==> flow/design.v <==
`timescale 1ns/10ps
module DFF(clk, rst, D, Q);
input clk, rst;
input [17:0] D;
output reg [17:0] Q;
always @(posedge clk or posedge rst) begin
	if (rst) begin
	    Q <= 18'd0;
	end
	else begin
		Q <= D;
	end
end
endmodule
module FA(in1, in2, out);
input signed [15:0] in1;
input signed [17:0] in2;
output signed [17:0] out;
assign out = in1 + in2;
endmodule
`timescale 1ns/10ps
module SRRC(clk, rst, en, Din, Dout);
input clk, rst, en;
input [1:0] Din;
output [17:0] Dout;
wire signed [15:0] din;
wire signed [15:0] m [0:32];
wire [17:0] q [0:31]; 
wire [17:0] sum [0:31];
assign din = {Din, 14'd0};
assign m[0] = ~((din >>> 7) + (din >>> 9) + (din >>> 11)) + 1;
assign m[1] = ~((din >>> 8) + (din >>> 11) + (din >>> 13)) + 1;
assign m[2] = (din >>> 6) - (din >>> 8) - (din >>> 11) + (din >>> 14);
assign m[3] = (din >>> 6) + (din >>> 10) - (din >>> 12) - (din >>> 14);
assign m[4] = (din >>> 9) + (din >>> 12);
assign m[5] = ~((din >>> 6) + (din >>> 10) + (din >>> 12)) + 1;
assign m[6] = ~((din >>> 6) - (din >>> 9) + (din >>> 11) + (din >>> 14)) + 1;
assign m[7] = (din >>> 6) + (din >>> 9) - (din >>> 11) - (din >>> 13);
assign m[8] = (din >>> 4) - (din >>> 6) - (din >>> 8) + (din >>> 11) + (din >>> 14);
assign m[9] = (din >>> 6) - (din >>> 10) - (din >>> 13);
assign m[10] = ~((din >>> 4) + (din >>> 6) - (din >>> 10) - (din >>> 13)) + 1;
assign m[11] = ~((din >>> 3) + (din >>> 5) + (din >>> 9)) + 1;
assign m[12] = ~((din >>> 3) - (din >>> 6) - (din >>> 8) + (din >>> 13)) + 1;
assign m[13] = (din >>> 3) + (din >>> 5) + (din >>> 9) + (din >>> 11) - (din >>> 13);
assign m[14] = (din >>> 1) + (din >>> 4) + (din >>> 6) + (din >>> 9) - (din >>> 12) - (din >>> 14);
assign m[15] = din - (din >>> 5) + (din >>> 7) - (din >>> 9) - (din >>> 11) - (din >>> 13);
assign m[16] = din + (din >>> 3) + (din >>> 7) + (din >>> 9) - (din >>> 11);
assign m[17] = din - (din >>> 5) + (din >>> 7) - (din >>> 9) - (din >>> 11) - (din >>> 13);
assign m[18] = (din >>> 1) + (din >>> 4) + (din >>> 6) + (din >>> 9) - (din >>> 12) - (din >>> 14);
assign m[19] = (din >>> 3) + (din >>> 5) + (din >>> 9) + (din >>> 11) - (din >>> 13);
assign m[20] = ~((din >>> 3) - (din >>> 6) - (din >>> 8) + (din >>> 13)) + 1;
assign m[21] = ~((din >>> 3) + (din >>> 5) + (din >>> 9)) + 1;
assign m[22] = ~((din >>> 4) + (din >>> 6) - (din >>> 10) - (din >>> 13)) + 1;
assign m[23] = (din >>> 6) - (din >>> 10) - (din >>> 13);
assign m[24] = (din >>> 4) - (din >>> 6) - (din >>> 8) + (din >>> 11) + (din >>> 14);
assign m[25] = (din >>> 6) + (din >>> 9) - (din >>> 11) - (din >>> 13);
assign m[26] = ~((din >>> 6) - (din >>> 9) + (din >>> 11) + (din >>> 14)) + 1;
assign m[27] = ~((din >>> 6) + (din >>> 10) + (din >>> 12)) + 1;
assign m[28] = (din >>> 9) + (din >>> 12);
assign m[29] = (din >>> 6) + (din >>> 10) - (din >>> 12) - (din >>> 14);
assign m[30] = (din >>> 6) - (din >>> 8) - (din >>> 11) + (din >>> 14);
assign m[31] = ~((din >>> 8) + (din >>> 11) + (din >>> 13)) + 1;
assign m[32] = ~((din >>> 7) + (din >>> 9) + (din >>> 11)) + 1;
DFF u_DFF0 (.clk(clk), .rst(rst), .D(sum[1]), .Q(q[0]));
DFF u_DFF1 (.clk(clk), .rst(rst), .D(sum[2]), .Q(q[1]));
DFF u_DFF2 (.clk(clk), .rst(rst), .D(sum[3]), .Q(q[2]));
DFF u_DFF3 (.clk(clk), .rst(rst), .D(sum[4]), .Q(q[3]));
DFF u_DFF4 (.clk(clk), .rst(rst), .D(sum[5]), .Q(q[4]));
DFF u_DFF5 (.clk(clk), .rst(rst), .D(sum[6]), .Q(q[5]));
DFF u_DFF6 (.clk(clk), .rst(rst), .D(sum[7]), .Q(q[6]));
DFF u_DFF7 (.clk(clk), .rst(rst), .D(sum[8]), .Q(q[7]));
DFF u_DFF8 (.clk(clk), .rst(rst), .D(sum[9]), .Q(q[8]));
DFF u_DFF9 (.clk(clk), .rst(rst), .D(sum[10]), .Q(q[9]));
DFF u_DFF10 (.clk(clk), .rst(rst), .D(sum[11]), .Q(q[10]));
DFF u_DFF11 (.clk(clk), .rst(rst), .D(sum[12]), .Q(q[11]));
DFF u_DFF12 (.clk(clk), .rst(rst), .D(sum[13]), .Q(q[12]));
DFF u_DFF13 (.clk(clk), .rst(rst), .D(sum[14]), .Q(q[13]));
DFF u_DFF14 (.clk(clk), .rst(rst), .D(sum[15]), .Q(q[14]));
DFF u_DFF15 (.clk(clk), .rst(rst), .D(sum[16]), .Q(q[15]));
DFF u_DFF16 (.clk(clk), .rst(rst), .D(sum[17]), .Q(q[16]));
DFF u_DFF17 (.clk(clk), .rst(rst), .D(sum[18]), .Q(q[17]));
DFF u_DFF18 (.clk(clk), .rst(rst), .D(sum[19]), .Q(q[18]));
DFF u_DFF19 (.clk(clk), .rst(rst), .D(sum[20]), .Q(q[19]));
DFF u_DFF20 (.clk(clk), .rst(rst), .D(sum[21]), .Q(q[20]));
DFF u_DFF21 (.clk(clk), .rst(rst), .D(sum[22]), .Q(q[21]));
DFF u_DFF22 (.clk(clk), .rst(rst), .D(sum[23]), .Q(q[22]));
DFF u_DFF23 (.clk(clk), .rst(rst), .D(sum[24]), .Q(q[23]));
DFF u_DFF24 (.clk(clk), .rst(rst), .D(sum[25]), .Q(q[24]));
DFF u_DFF25 (.clk(clk), .rst(rst), .D(sum[26]), .Q(q[25]));
DFF u_DFF26 (.clk(clk), .rst(rst), .D(sum[27]), .Q(q[26]));
DFF u_DFF27 (.clk(clk), .rst(rst), .D(sum[28]), .Q(q[27]));
DFF u_DFF28 (.clk(clk), .rst(rst), .D(sum[29]), .Q(q[28]));
DFF u_DFF29 (.clk(clk), .rst(rst), .D(sum[30]), .Q(q[29]));
DFF u_DFF30 (.clk(clk), .rst(rst), .D(sum[31]), .Q(q[30]));
DFF u_DFF31 (.clk(clk), .rst(rst), .D({m[32][15], m[32][15], m[32]}), .Q(q[31]));
FA u_FA0 (.in1(m[0]), .in2(q[0]), .out(sum[0]));
FA u_FA1 (.in1(m[1]), .in2(q[1]), .out(sum[1]));
FA u_FA2 (.in1(m[2]), .in2(q[2]), .out(sum[2]));
FA u_FA3 (.in1(m[3]), .in2(q[3]), .out(sum[3]));
FA u_FA4 (.in1(m[4]), .in2(q[4]), .out(sum[4]));
FA u_FA5 (.in1(m[5]), .in2(q[5]), .out(sum[5]));
FA u_FA6 (.in1(m[6]), .in2(q[6]), .out(sum[6]));
FA u_FA7 (.in1(m[7]), .in2(q[7]), .out(sum[7]));
FA u_FA8 (.in1(m[8]), .in2(q[8]), .out(sum[8]));
FA u_FA9 (.in1(m[9]), .in2(q[9]), .out(sum[9]));
FA u_FA10 (.in1(m[10]), .in2(q[10]), .out(sum[10]));
FA u_FA11 (.in1(m[11]), .in2(q[11]), .out(sum[11]));
FA u_FA12 (.in1(m[12]), .in2(q[12]), .out(sum[12]));
FA u_FA13 (.in1(m[13]), .in2(q[13]), .out(sum[13]));
FA u_FA14 (.in1(m[14]), .in2(q[14]), .out(sum[14]));
FA u_FA15 (.in1(m[15]), .in2(q[15]), .out(sum[15]));
FA u_FA16 (.in1(m[16]), .in2(q[16]), .out(sum[16]));
FA u_FA17 (.in1(m[17]), .in2(q[17]), .out(sum[17]));
FA u_FA18 (.in1(m[18]), .in2(q[18]), .out(sum[18]));
FA u_FA19 (.in1(m[19]), .in2(q[19]), .out(sum[19]));
FA u_FA20 (.in1(m[20]), .in2(q[20]), .out(sum[20]));
FA u_FA21 (.in1(m[21]), .in2(q[21]), .out(sum[21]));
FA u_FA22 (.in1(m[22]), .in2(q[22]), .out(sum[22]));
FA u_FA23 (.in1(m[23]), .in2(q[23]), .out(sum[23]));
FA u_FA24 (.in1(m[24]), .in2(q[24]), .out(sum[24]));
FA u_FA25 (.in1(m[25]), .in2(q[25]), .out(sum[25]));
FA u_FA26 (.in1(m[26]), .in2(q[26]), .out(sum[26]));
FA u_FA27 (.in1(m[27]), .in2(q[27]), .out(sum[27]));
FA u_FA28 (.in1(m[28]), .in2(q[28]), .out(sum[28]));
FA u_FA29 (.in1(m[29]), .in2(q[29]), .out(sum[29]));
FA u_FA30 (.in1(m[30]), .in2(q[30]), .out(sum[30]));
FA u_FA31 (.in1(m[31]), .in2(q[31]), .out(sum[31]));
assign Dout = sum[0];
endmodule
module USI(clk, rst, en, lf_in, hf_out);
input clk, rst, en;
input [1:0] lf_in;
output reg [1:0] hf_out;
reg [1:0] switch;
always @(posedge clk or posedge rst) begin
	if (rst) begin
	    switch <= 2'd0;
	end
	else if(en) begin
		if(switch == 2'd3) begin
			switch <= 2'd0;
		end
		else begin
			switch <= switch + 2'd1;
		end
	end
	else begin
		switch <= switch;
	end
end
always @(posedge clk or posedge rst) begin
 	if (rst) begin
 	    hf_out <= 2'd0;
 	end
 	else if(en) begin
 		if(switch == 2'd2) begin
 			hf_out <= lf_in;
 		end
 		else begin
 			hf_out <= 2'd0;
 		end
 	end
 	else begin
 		hf_out <= hf_out;
 	end
 end 
endmodule
module SM(clk, rst, en, Din, I, Q);
input clk, rst, en;
input [1:0] Din;
output reg [1:0] I;
output reg [1:0] Q;
always @(posedge clk or posedge rst) begin
      if (rst) begin
          I <= 2'b00;
          Q <= 2'b00; 
      end
      else if(en) begin
            case(Din)
             0: begin
                  I <= 2'b01;
                  Q <= 2'b01;
             end
             1: begin
                  I <= 2'b01;
                  Q <= 2'b11;
             end
             2: begin
                  I <= 2'b11;
                  Q <= 2'b01;
             end
             3: begin
                  I <= 2'b11;
                  Q <= 2'b11;
             end
             default : begin
                  I <= I;
                  Q <= Q;
             end
            endcase
      end
      else begin
            I <= I;
            Q <= Q;
      end
end
endmodule
module SPC(clk, rst, en, Din, OUT);
input clk, rst, en;
input Din;
output reg [1:0] OUT;
reg swap;
always @(posedge clk or posedge rst) begin
	if (rst) begin
	    swap <= 1'd0;
	end
	else if(en) begin
		swap <= ~swap;
	end
	else begin
		swap <= swap;
	end
end
always @(posedge clk or posedge rst) begin
	if (rst) begin
	    OUT <= 2'd0;
	end
	else if(en) begin
		if(!swap) OUT[0] <= Din;
		else OUT <= (OUT << 1) | Din;
	end
	else begin
		OUT <= OUT;
	end
end
endmodule
`timescale 1ns/10ps
module QAM(clk, rst, en, Din, IFout);
input clk, rst, en;
input Din;
output reg signed [17:0] IFout;
wire [1:0] spc_out;
wire [1:0] sm_i;
wire [1:0] sm_q;
wire [1:0] lf_i;
wire [1:0] lf_q;
wire [1:0] usi_i;
wire [1:0] usi_q;
wire signed [17:0] srrc_i;
wire signed [17:0] srrc_q;
wire en0;
wire en1;
wire en2;
wire en3;
reg sm_ctrl;
reg [3:0] usi_ctrl;
reg [1:0] mix_cnt;
reg sync_i0, sync_i1, sync_q0, sync_q1;
reg ce2;
always @(posedge clk or posedge rst) begin
	if (rst) begin
	    ce2 <= 1'd0;
	end
	else begin
		ce2 <= ~ce2;
	end
end
assign en0 = en & ce2;
always @(posedge clk or posedge rst) begin
	if (rst) begin
	    sync_i0 <= 1'd0;
	    sync_q0 <= 1'd0; 
	end
	else begin
		sync_i0 <= sm_i[1];
		sync_q0 <= sm_q[1];
	end
end
always @(posedge clk or posedge rst) begin
	if (rst) begin
	    sync_i1 <= 1'd0;
	    sync_q1 <= 1'd0;
	end
	else begin
		sync_i1 <= sync_i0;
		sync_q1 <= sync_q0;
	end
end
always @(posedge clk or posedge rst) begin
	if (rst) begin
	    sm_ctrl <= 1'd0;
	end
	else if (ce2) begin
		sm_ctrl <= ~sm_ctrl;
	end
end
assign en1 = (sm_ctrl & ce2) ? 1'd1 : 1'd0;
always @(posedge clk or posedge rst) begin
	if (rst) begin
	    usi_ctrl <= 1'd0;
	end
	else if(en) begin
		if(usi_ctrl == 4'd8) usi_ctrl <= usi_ctrl;
		else usi_ctrl <= usi_ctrl + 4'd1;
	end
end
assign en2 = (usi_ctrl == 4'd8) ? 1'd1 : 1'd0;
assign en3 = 1'd1;
assign lf_i = {sync_i1, 1'd1};
assign lf_q = {sync_q1, 1'd1};
SPC u_SPC(.clk(clk),
	      .rst(rst),
	      .en(en0),
	      .Din(Din),
	      .OUT(spc_out)
	      );
SM u_SM(.clk(clk),
	    .rst(rst),
	    .en(en1),
	    .Din(spc_out),
	    .I(sm_i),
	    .Q(sm_q)
	    );
USI u_USI_i(.clk(clk),
	        .rst(rst),
	        .en(en2),
	        .lf_in(lf_i),
	        .hf_out(usi_i)
	        );
USI u_USI_q(.clk(clk),
	        .rst(rst),
	        .en(en2),
	        .lf_in(lf_q),
	        .hf_out(usi_q)
	        );
SRRC u_SRRC_i(.clk(clk),
	          .rst(rst),
	          .en(en3),
	          .Din(usi_i),
	          .Dout(srrc_i)
	          );
SRRC u_SRRC_q(.clk(clk),
	          .rst(rst),
	          .en(en3),
	          .Din(usi_q),
	          .Dout(srrc_q)
	          );
always @(posedge clk or posedge rst) begin
	if (rst) begin
	    mix_cnt <= 2'd0;
	end
	else if(en) begin
		if (mix_cnt == 2'd3) begin
			mix_cnt <= 2'd0;
		end
		else begin
			mix_cnt <= mix_cnt + 2'd1;
		end
	end
	else begin
		mix_cnt <= mix_cnt;
	end
end
always @(posedge clk or posedge rst) begin
	if (rst) begin
	    IFout <= 18'd0;
	end
	else if(en2) begin
		case(mix_cnt)
             3: begin
             	IFout <= srrc_i;
             end
             0: begin
             	IFout <= ~(srrc_q) + 18'd1;
             end
             1: begin
             	IFout <= ~(srrc_i) + 18'd1;
             end
             2: begin
             	IFout <= srrc_q;
             end
             default: begin
             	IFout <= IFout;
             end
		endcase
	end
	else begin
		IFout <= IFout;
	end
end
endmodule
# ---- Step by step through the tools: QAM
# Module QAM before and after one edit of its RTL, step after step.
# "orig" refers to lines of the RTL above, "edited" to lines of the edited file.
# "diff": "edited" minus "orig" as printed here.
# Operators carry their Yosys type and port widths (W data, S select, Z words).
# Library cell names are shortened.
# Not given: --
dict set report setup {
  design {QAM}
  clock_port {clk}
  lib {sky130hd}
  pvt_corner {tt_025C_1v80}
}

# ---- Diff
# The edit as a unified diff against the file above.
# A script made this edit. It changes what the design does and was not meant as an optimisation.
# begin of diff
@@ -222,9 +222,6 @@
 	end
 end
-always @(posedge clk or posedge rst) begin
-	if (rst) begin
-	    OUT <= 2'd0;
-	end
-	else if(en) begin
+always @(posedge clk) begin
+	if(en) begin
 		if(!swap) OUT[0] <= Din;
 		else OUT <= (OUT << 1) | Din;
# end of diff

# ---- Word level
# Yosys after proc, flatten, opt, wreduce and memory -nomap, before mapping. Print and check cells are not counted.
# item orig edited diff
set bits {}
lappend bits {out_inout_bits 18 18 0}
lappend bits {inputBits 4 4 0}
lappend bits {elab_cells 321 321 0}
lappend bits {regBits 1193 1193 0}
# item orig edited diff
set op_classes {}
lappend op_classes {add_sub_neg 186 186 0}
lappend op_classes {equal 11 11 0}
lappend op_classes {bitwise 23 23 0}
lappend op_classes {n_mux 11 11 0}
lappend op_classes {reduce_and_logical 8 8 0}
# operator orig edited diff
set op_table {}
lappend op_table {{$add A16 B18 Y18} 58 58 0}
lappend op_table {{$add A16 B2 Y16 const B} 14 14 0}
lappend op_table {{$not A16 Y16} 11 11 0}
lappend op_table {{$eq A2 B2 Y1 const B} 8 8 0}
lappend op_table {{$add A16 B2 Y16} 6 6 0}
lappend op_table {{$sub A16 B3 Y16} 6 6 0}
lappend op_table {{$mux W2} 5 5 0}
lappend op_table {{$add A10 B6 Y11} 4 4 0}
lappend op_table {{$add A13 B11 Y14} 4 4 0}
lappend op_table {{$add A14 B7 Y15} 4 4 0}
lappend op_table {{$add A16 B7 Y16} 4 4 0}
lappend op_table {{$add A16 B9 Y16} 4 4 0}
lappend op_table {{$add A8 B18 Y18} 4 4 0}
lappend op_table {{$not A1 Y1} 4 4 0}
lappend op_table {{$reduce_or A2 Y1} 4 4 0}
lappend op_table {{$sub A11 B5 Y12} 4 4 0}
lappend op_table {{$sub A16 B2 Y16} 4 4 0}
lappend op_table {{$sub A16 B5 Y16} 4 4 0}
lappend op_table {{$add A2 B1 Y2 const B} 3 3 0}
lappend op_table {{$mux W1} 3 3 0}
lappend op_table {{$add A10 B5 Y11} 2 2 0}
lappend op_table {{$add A10 B7 Y11} 2 2 0}
lappend op_table {{$add A11 B4 Y12} 2 2 0}
lappend op_table {{$add A11 B5 Y12} 2 2 0}
lappend op_table {{$add A12 B10 Y13} 2 2 0}
lappend op_table {{$add A15 B12 Y16} 2 2 0}
lappend op_table {{$add A15 B3 Y16} 2 2 0}
lappend op_table {{$add A15 B5 Y16} 2 2 0}
# The list need not be complete.

# ---- Logic depth
# Depth = most cells in a row (Yosys ltp): at word level without a register or memory, in the mapped netlist without a sequential cell, where the memories' decode and read muxes count.
# item orig edited diff
set logic_depth {}
lappend logic_depth {ltp_word 8 8 0}
lappend logic_depth {ABC_AREA 0 0 --}
lappend logic_depth {mapped_depth 20 20 0}
lappend logic_depth {ltp_nobuf 17 16 -1}

# ---- Synthesis result
# Yosys stat after the flow's synthesis: flattened, memories mapped to cells. It holds for the ABC_AREA given above (unset counts as 0); a run with the other value may have another netlist.
# type orig edited diff
set by_type {}
lappend by_type {inv_1 349 437 88}
lappend by_type {o21bai_1 134 219 85}
lappend by_type {nor2b_1 114 50 -64}
lappend by_type {a21o_1 140 203 63}
lappend by_type {o31ai_1 89 29 -60}
lappend by_type {nor3_1 181 131 -50}
lappend by_type {nor2_1 477 431 -46}
lappend by_type {or3_1 90 51 -39}
lappend by_type {a311oi_1 46 8 -38}
lappend by_type {xor2_1 207 242 35}
lappend by_type {and3_1 66 99 33}
lappend by_type {a211o_1 46 18 -28}
lappend by_type {o41ai_1 16 44 28}
lappend by_type {and2_1 76 49 -27}
lappend by_type {nand2b_1 61 35 -26}
lappend by_type {a22o_1 28 3 -25}
lappend by_type {a21oi_1 535 558 23}
lappend by_type {nand2_1 259 237 -22}
# The list need not be complete.
# item orig edited diff
set mapped {}
lappend mapped {seqArea_um2 28952.8 28962.8 10.0}
lappend mapped {stdcells 6881 6841 -40}
lappend mapped {ff_cells 1157 1157 0}
lappend mapped {n_buf 30 47 17}
lappend mapped {area_um2 72144.2 71910.2 -234.0}
# By module: a second synthesis without flattening, with its own total; a netlist apart from the flattened one above.
# item orig edited diff
set hier_totals {}
lappend hier_totals {hier_cells 9803 9801 -2}
lappend hier_totals {hier_area_um2 90973.5 90958.5 -15.0}
# Rows give one instance, submodules left out.
# module mod_area_um2 instances n_cells seq_area_um2
set modules_orig {}
lappend modules_orig {FA 918.4 64 129 0.0}
lappend modules_orig {DFF 454.2 64 19 450.4}
lappend modules_orig {QAM 2120.8 1 227 750.7}
lappend modules_orig {SRRC 203.9 2 26 0.0}
lappend modules_orig {USI 182.7 2 18 100.1}
lappend modules_orig {SPC 120.1 1 8 75.1}
lappend modules_orig {SM 115.1 1 8 75.1}
# module mod_area_um2 instances n_cells seq_area_um2
set modules_edited {}
lappend modules_edited {FA 918.4 64 129 0.0}
lappend modules_edited {DFF 454.2 64 19 450.4}
lappend modules_edited {QAM 2120.8 1 227 750.7}
lappend modules_edited {SRRC 203.9 2 26 0.0}
lappend modules_edited {USI 182.7 2 18 100.1}
lappend modules_edited {SM 115.1 1 8 75.1}
lappend modules_edited {SPC 105.1 1 6 85.1}

# ---- Path before layout
# Path of least setup slack by OpenSTA after synthesis, without wires, with an ideal clock, recovery checks aside; 20% of the period is set as input and as output delay. Where synthesis merged equal registers, the netlist keeps one of their names.
# item orig edited diff
set synth_timing {}
lappend synth_timing {kind {register to register} {register to register} --}
lappend synth_timing {startpoint {reg u_USI_i.hf_out[1]} {reg u_USI_i.hf_out[1]} --}
lappend synth_timing {endpoint {reg u_SRRC_i.u_DFF6.Q[17]} {reg u_SRRC_i.u_DFF24.Q[17]} --}
lappend synth_timing {clock_period_ns 5.0 5.0 0.0}
lappend synth_timing {path_buffers 4 4 0}
lappend synth_timing {delay_ns 8.220 8.451 0.231}
lappend synth_timing {setup_time_ns 0.080 0.080 0.000}
lappend synth_timing {t_required_ns 4.920 4.920 0.000}
lappend synth_timing {stages 19 20 1}
lappend synth_timing {slack_ns -3.220 -3.450 -0.230}
lappend synth_timing {launch_ns 0.000 0.000 0.000}
lappend synth_timing {arrival_ns 8.140 8.371 0.231}
lappend synth_timing {period_less_setup_slack_ns 8.22 8.45 0.23}
# "delay_ns" = arrival - input delay + setup time.
# "stages" counts driving pins, that of a launching flip-flop among them; a cell with two outputs on the path counts twice.
# "period_less_setup_slack_ns" = period - worst setup slack (recovery checks aside). The figure is calculated, with input and output delays left at 20% of the set period.
# Between the ends stands the longest chain of elaborated cells between them, by number of cells; it is not shown to be the way that was timed. Of several equally long chains one is given.
# A line is the first line of the expression or statement that the cell stems from. Yosys adds cells for indexed reads and writes and turns some case tables into memories.
# A register here has more assigning lines than the two given.
dict set report synth_via_orig {
  path_cell_list {dfrtp_1 -> clkbuf_1 -> inv_1 -> ha_1 -> clkbuf_1 -> nor2_1 -> buf_1 -> inv_1 -> ha_1 -> clkbuf_1 -> xnor2_1 -> inv_1 -> ha_1 -> or3_1 -> a211oi_1 -> nor2_1 -> a211o_1 -> a21oi_1 -> xnor2_1}
  elab_chain_cells 4
  cells_between 4
  classes_between {add/sub (4)}
}
# item line
set synth_rtl_orig {}
lappend synth_rtl_orig {{start, declared} 133} ;# output reg [1:0] hf_out;
lappend synth_rtl_orig {{start, assigned} 157} ;# hf_out <= lf_in;
lappend synth_rtl_orig {{start, assigned} 164} ;# hf_out <= hf_out;
lappend synth_rtl_orig {{$add A10 B7 Y11} 38} ;# assign m[7] = (din >>> 6) + (din >>> 9) - (din >>> 11) - (din >>> 13);
lappend synth_rtl_orig {{$sub A11 B5 Y12} 38}
lappend synth_rtl_orig {{$sub A16 B3 Y16} 38}
lappend synth_rtl_orig {{$add A16 B18 Y18} 19} ;# assign out = in1 + in2;
lappend synth_rtl_orig {{end, assigned} 8} ;# Q <= 18'd0;
lappend synth_rtl_orig {{end, assigned} 11} ;# Q <= D;
lappend synth_rtl_orig {{end, declared} 5} ;# output reg [17:0] Q;
# Some nets on the timed path still bear RTL names; the line given drives or declares the net.
# signal line
set synth_named_nets_orig {}
lappend synth_named_nets_orig {u_SRRC_i.m[0][10] 31} ;# assign m[0] = ~((din >>> 7) + (din >>> 9) + (din >>> 11)) + 1;
dict set report synth_via_edited {
  path_cell_list {dfrtp_1 -> clkbuf_1 -> inv_1 -> ha_1 -> clkbuf_1 -> nor2_1 -> buf_1 -> inv_1 -> ha_1 -> clkbuf_1 -> xnor2_1 -> inv_1 -> ha_1 -> and3_1 -> a21oi_1 -> o21ai_0 -> o41ai_1 -> o211ai_1 -> a21oi_1 -> xnor2_1}
  elab_chain_cells 4
  cells_between 4
  classes_between {add/sub (4)}
}
# item line
set synth_rtl_edited {}
lappend synth_rtl_edited {{start, declared} 133} ;# output reg [1:0] hf_out;
lappend synth_rtl_edited {{start, assigned} 157} ;# hf_out <= lf_in;
lappend synth_rtl_edited {{start, assigned} 164} ;# hf_out <= hf_out;
lappend synth_rtl_edited {{$add A10 B7 Y11} 56} ;# assign m[25] = (din >>> 6) + (din >>> 9) - (din >>> 11) - (din >>> 13);
lappend synth_rtl_edited {{$sub A11 B5 Y12} 56}
lappend synth_rtl_edited {{$sub A16 B3 Y16} 56}
lappend synth_rtl_edited {{$add A16 B18 Y18} 19} ;# assign out = in1 + in2;
lappend synth_rtl_edited {{end, assigned} 8} ;# Q <= 18'd0;
lappend synth_rtl_edited {{end, assigned} 11} ;# Q <= D;
lappend synth_rtl_edited {{end, declared} 5} ;# output reg [17:0] Q;
# signal line
set synth_named_nets_edited {}
lappend synth_named_nets_edited {u_SRRC_i.m[0][10] 31} ;# assign m[0] = ~((din >>> 7) + (din >>> 9) + (din >>> 11)) + 1;

# ---- Worst path after layout
# From the final timing report of each run of pair 1: the path of least setup slack in the routed layout; clock arrival at registers is part of the times.
# item orig edited diff
set layout_timing {}
lappend layout_timing {kind {register to register} {register to register} --}
lappend layout_timing {startpoint {reg u_USI_q.hf_out[0]} {reg u_USI_i.hf_out[1]} --}
lappend layout_timing {endpoint {reg u_SRRC_q.u_DFF6.Q[16]} {reg u_SRRC_i.u_DFF6.Q[17]} --}
lappend layout_timing {stages 16 15 -1}
lappend layout_timing {t_required_ns 5.35 5.35 0.00}
lappend layout_timing {launch_ns 0.77 0.77 0.00}
lappend layout_timing {setup_time_ns 0.08 0.07 -0.01}
lappend layout_timing {path_buffers 4 0 -4}
lappend layout_timing {slack_ns 0.42 0.32 -0.10}
lappend layout_timing {arrival_ns 4.93 5.03 0.10}
lappend layout_timing {clock_period_ns 4.66 4.66 0.00}
# Between the ends stands the longest chain of elaborated cells between them, by number of cells; it is not shown to be the way that was timed. Of several equally long chains one is given.
# A register here has more assigning lines than the two given.
dict set report layout_via_orig {
  path_cell_list {dfrtp_2 -> buf_4 -> ha_4 -> nor2_1 -> buf_4 -> inv_1 -> ha_1 -> buf_4 -> xnor2_1 -> inv_1 -> buf_4 -> ha_1 -> o41ai_1 -> o2111ai_1 -> a21oi_1 -> xnor2_1}
  elab_chain_cells 4
  cells_between 4
  classes_between {add/sub (4)}
}
# item line
set layout_rtl_orig {}
lappend layout_rtl_orig {{start, declared} 133} ;# output reg [1:0] hf_out;
lappend layout_rtl_orig {{start, assigned} 157} ;# hf_out <= lf_in;
lappend layout_rtl_orig {{start, assigned} 164} ;# hf_out <= hf_out;
lappend layout_rtl_orig {{$add A10 B7 Y11} 38} ;# assign m[7] = (din >>> 6) + (din >>> 9) - (din >>> 11) - (din >>> 13);
lappend layout_rtl_orig {{$sub A11 B5 Y12} 38}
lappend layout_rtl_orig {{$sub A16 B3 Y16} 38}
lappend layout_rtl_orig {{$add A16 B18 Y18} 19} ;# assign out = in1 + in2;
lappend layout_rtl_orig {{end, assigned} 8} ;# Q <= 18'd0;
lappend layout_rtl_orig {{end, assigned} 11} ;# Q <= D;
lappend layout_rtl_orig {{end, declared} 5} ;# output reg [17:0] Q;
# Some nets on the timed path still bear RTL names; the line given drives or declares the net.
# signal line
set layout_named_nets_orig {}
lappend layout_named_nets_orig {u_SRRC_q.m[0][10] 31} ;# assign m[0] = ~((din >>> 7) + (din >>> 9) + (din >>> 11)) + 1;
dict set report layout_via_edited {
  path_cell_list {dfrtp_2 -> inv_1 -> ha_1 -> inv_1 -> ha_1 -> inv_1 -> xnor2_1 -> ha_1 -> a21oi_1 -> o21a_1 -> o21ai_0 -> o41ai_1 -> o2111ai_1 -> a21oi_1 -> xnor2_1}
  elab_chain_cells 4
  cells_between 4
  classes_between {add/sub (4)}
}
# item line
set layout_rtl_edited {}
lappend layout_rtl_edited {{start, declared} 133} ;# output reg [1:0] hf_out;
lappend layout_rtl_edited {{start, assigned} 157} ;# hf_out <= lf_in;
lappend layout_rtl_edited {{start, assigned} 164} ;# hf_out <= hf_out;
lappend layout_rtl_edited {{$add A10 B7 Y11} 38} ;# assign m[7] = (din >>> 6) + (din >>> 9) - (din >>> 11) - (din >>> 13);
lappend layout_rtl_edited {{$sub A11 B5 Y12} 38}
lappend layout_rtl_edited {{$sub A16 B3 Y16} 38}
lappend layout_rtl_edited {{$add A16 B18 Y18} 19} ;# assign out = in1 + in2;
lappend layout_rtl_edited {{end, assigned} 8} ;# Q <= 18'd0;
lappend layout_rtl_edited {{end, assigned} 11} ;# Q <= D;
lappend layout_rtl_edited {{end, declared} 5} ;# output reg [17:0] Q;

# ---- Flow runs
# Both versions went through the flow (Yosys, OpenROAD) with the same settings in each pair. Constraints: input delay and output delay 20% of the set period each, output load 0.01 pF.
dict set report flow_settings_pair_1 {
  CORE_UTILIZATION 40
  period_ns 4.66
  CAP_MARGIN 20
  CORE_MARGIN 2
  SLEW_MARGIN 20
}
# item orig edited diff
set measured_pair_1 {}
lappend measured_pair_1 {achieved_clock_period_ns 4.243 4.340 0.097}
lappend measured_pair_1 {fin_hold_ws_ns 0.332 0.344 0.012}
lappend measured_pair_1 {ws_setup_ns 0.417 0.320 -0.097}
lappend measured_pair_1 {util_pct 45.1 45.0 -0.1}
lappend measured_pair_1 {synthesis_area_um2 72144.2 71910.2 -234.0}
lappend measured_pair_1 {die_area_um2 183775.0 183184.0 -591.0}
lappend measured_pair_1 {final_setup_tns_ns 0.000 0.000 0.000}
dict set report flow_settings_pair_2 {
  CAP_MARGIN 10
  CORE_UTILIZATION 44
  CTS_CLUSTER_SIZE 42
  GPL_ROUTABILITY_DRIVEN 1
  MAX_ROUTING_LAYER {met4}
  PLACE_DENSITY 0.91
  SETUP_SLACK_MARGIN -0.13
  period_ns 4.74
  CORE_MARGIN 2
  SLEW_MARGIN 20
}
# item orig edited diff
set measured_pair_2 {}
lappend measured_pair_2 {achieved_clock_period_ns 4.547 4.690 0.143}
lappend measured_pair_2 {fin_hold_ws_ns 0.325 0.347 0.022}
lappend measured_pair_2 {ws_setup_ns 0.193 0.050 -0.143}
lappend measured_pair_2 {util_pct 49.2 49.1 -0.1}
lappend measured_pair_2 {synthesis_area_um2 72144.2 71910.2 -234.0}
lappend measured_pair_2 {die_area_um2 167220.0 166680.0 -540.0}
lappend measured_pair_2 {final_setup_tns_ns 0.000 0.000 0.000}
# "achieved_clock_period_ns" means the clock period less the worst setup slack. The figure is calculated, with input and output delays left at 20% of the set period.
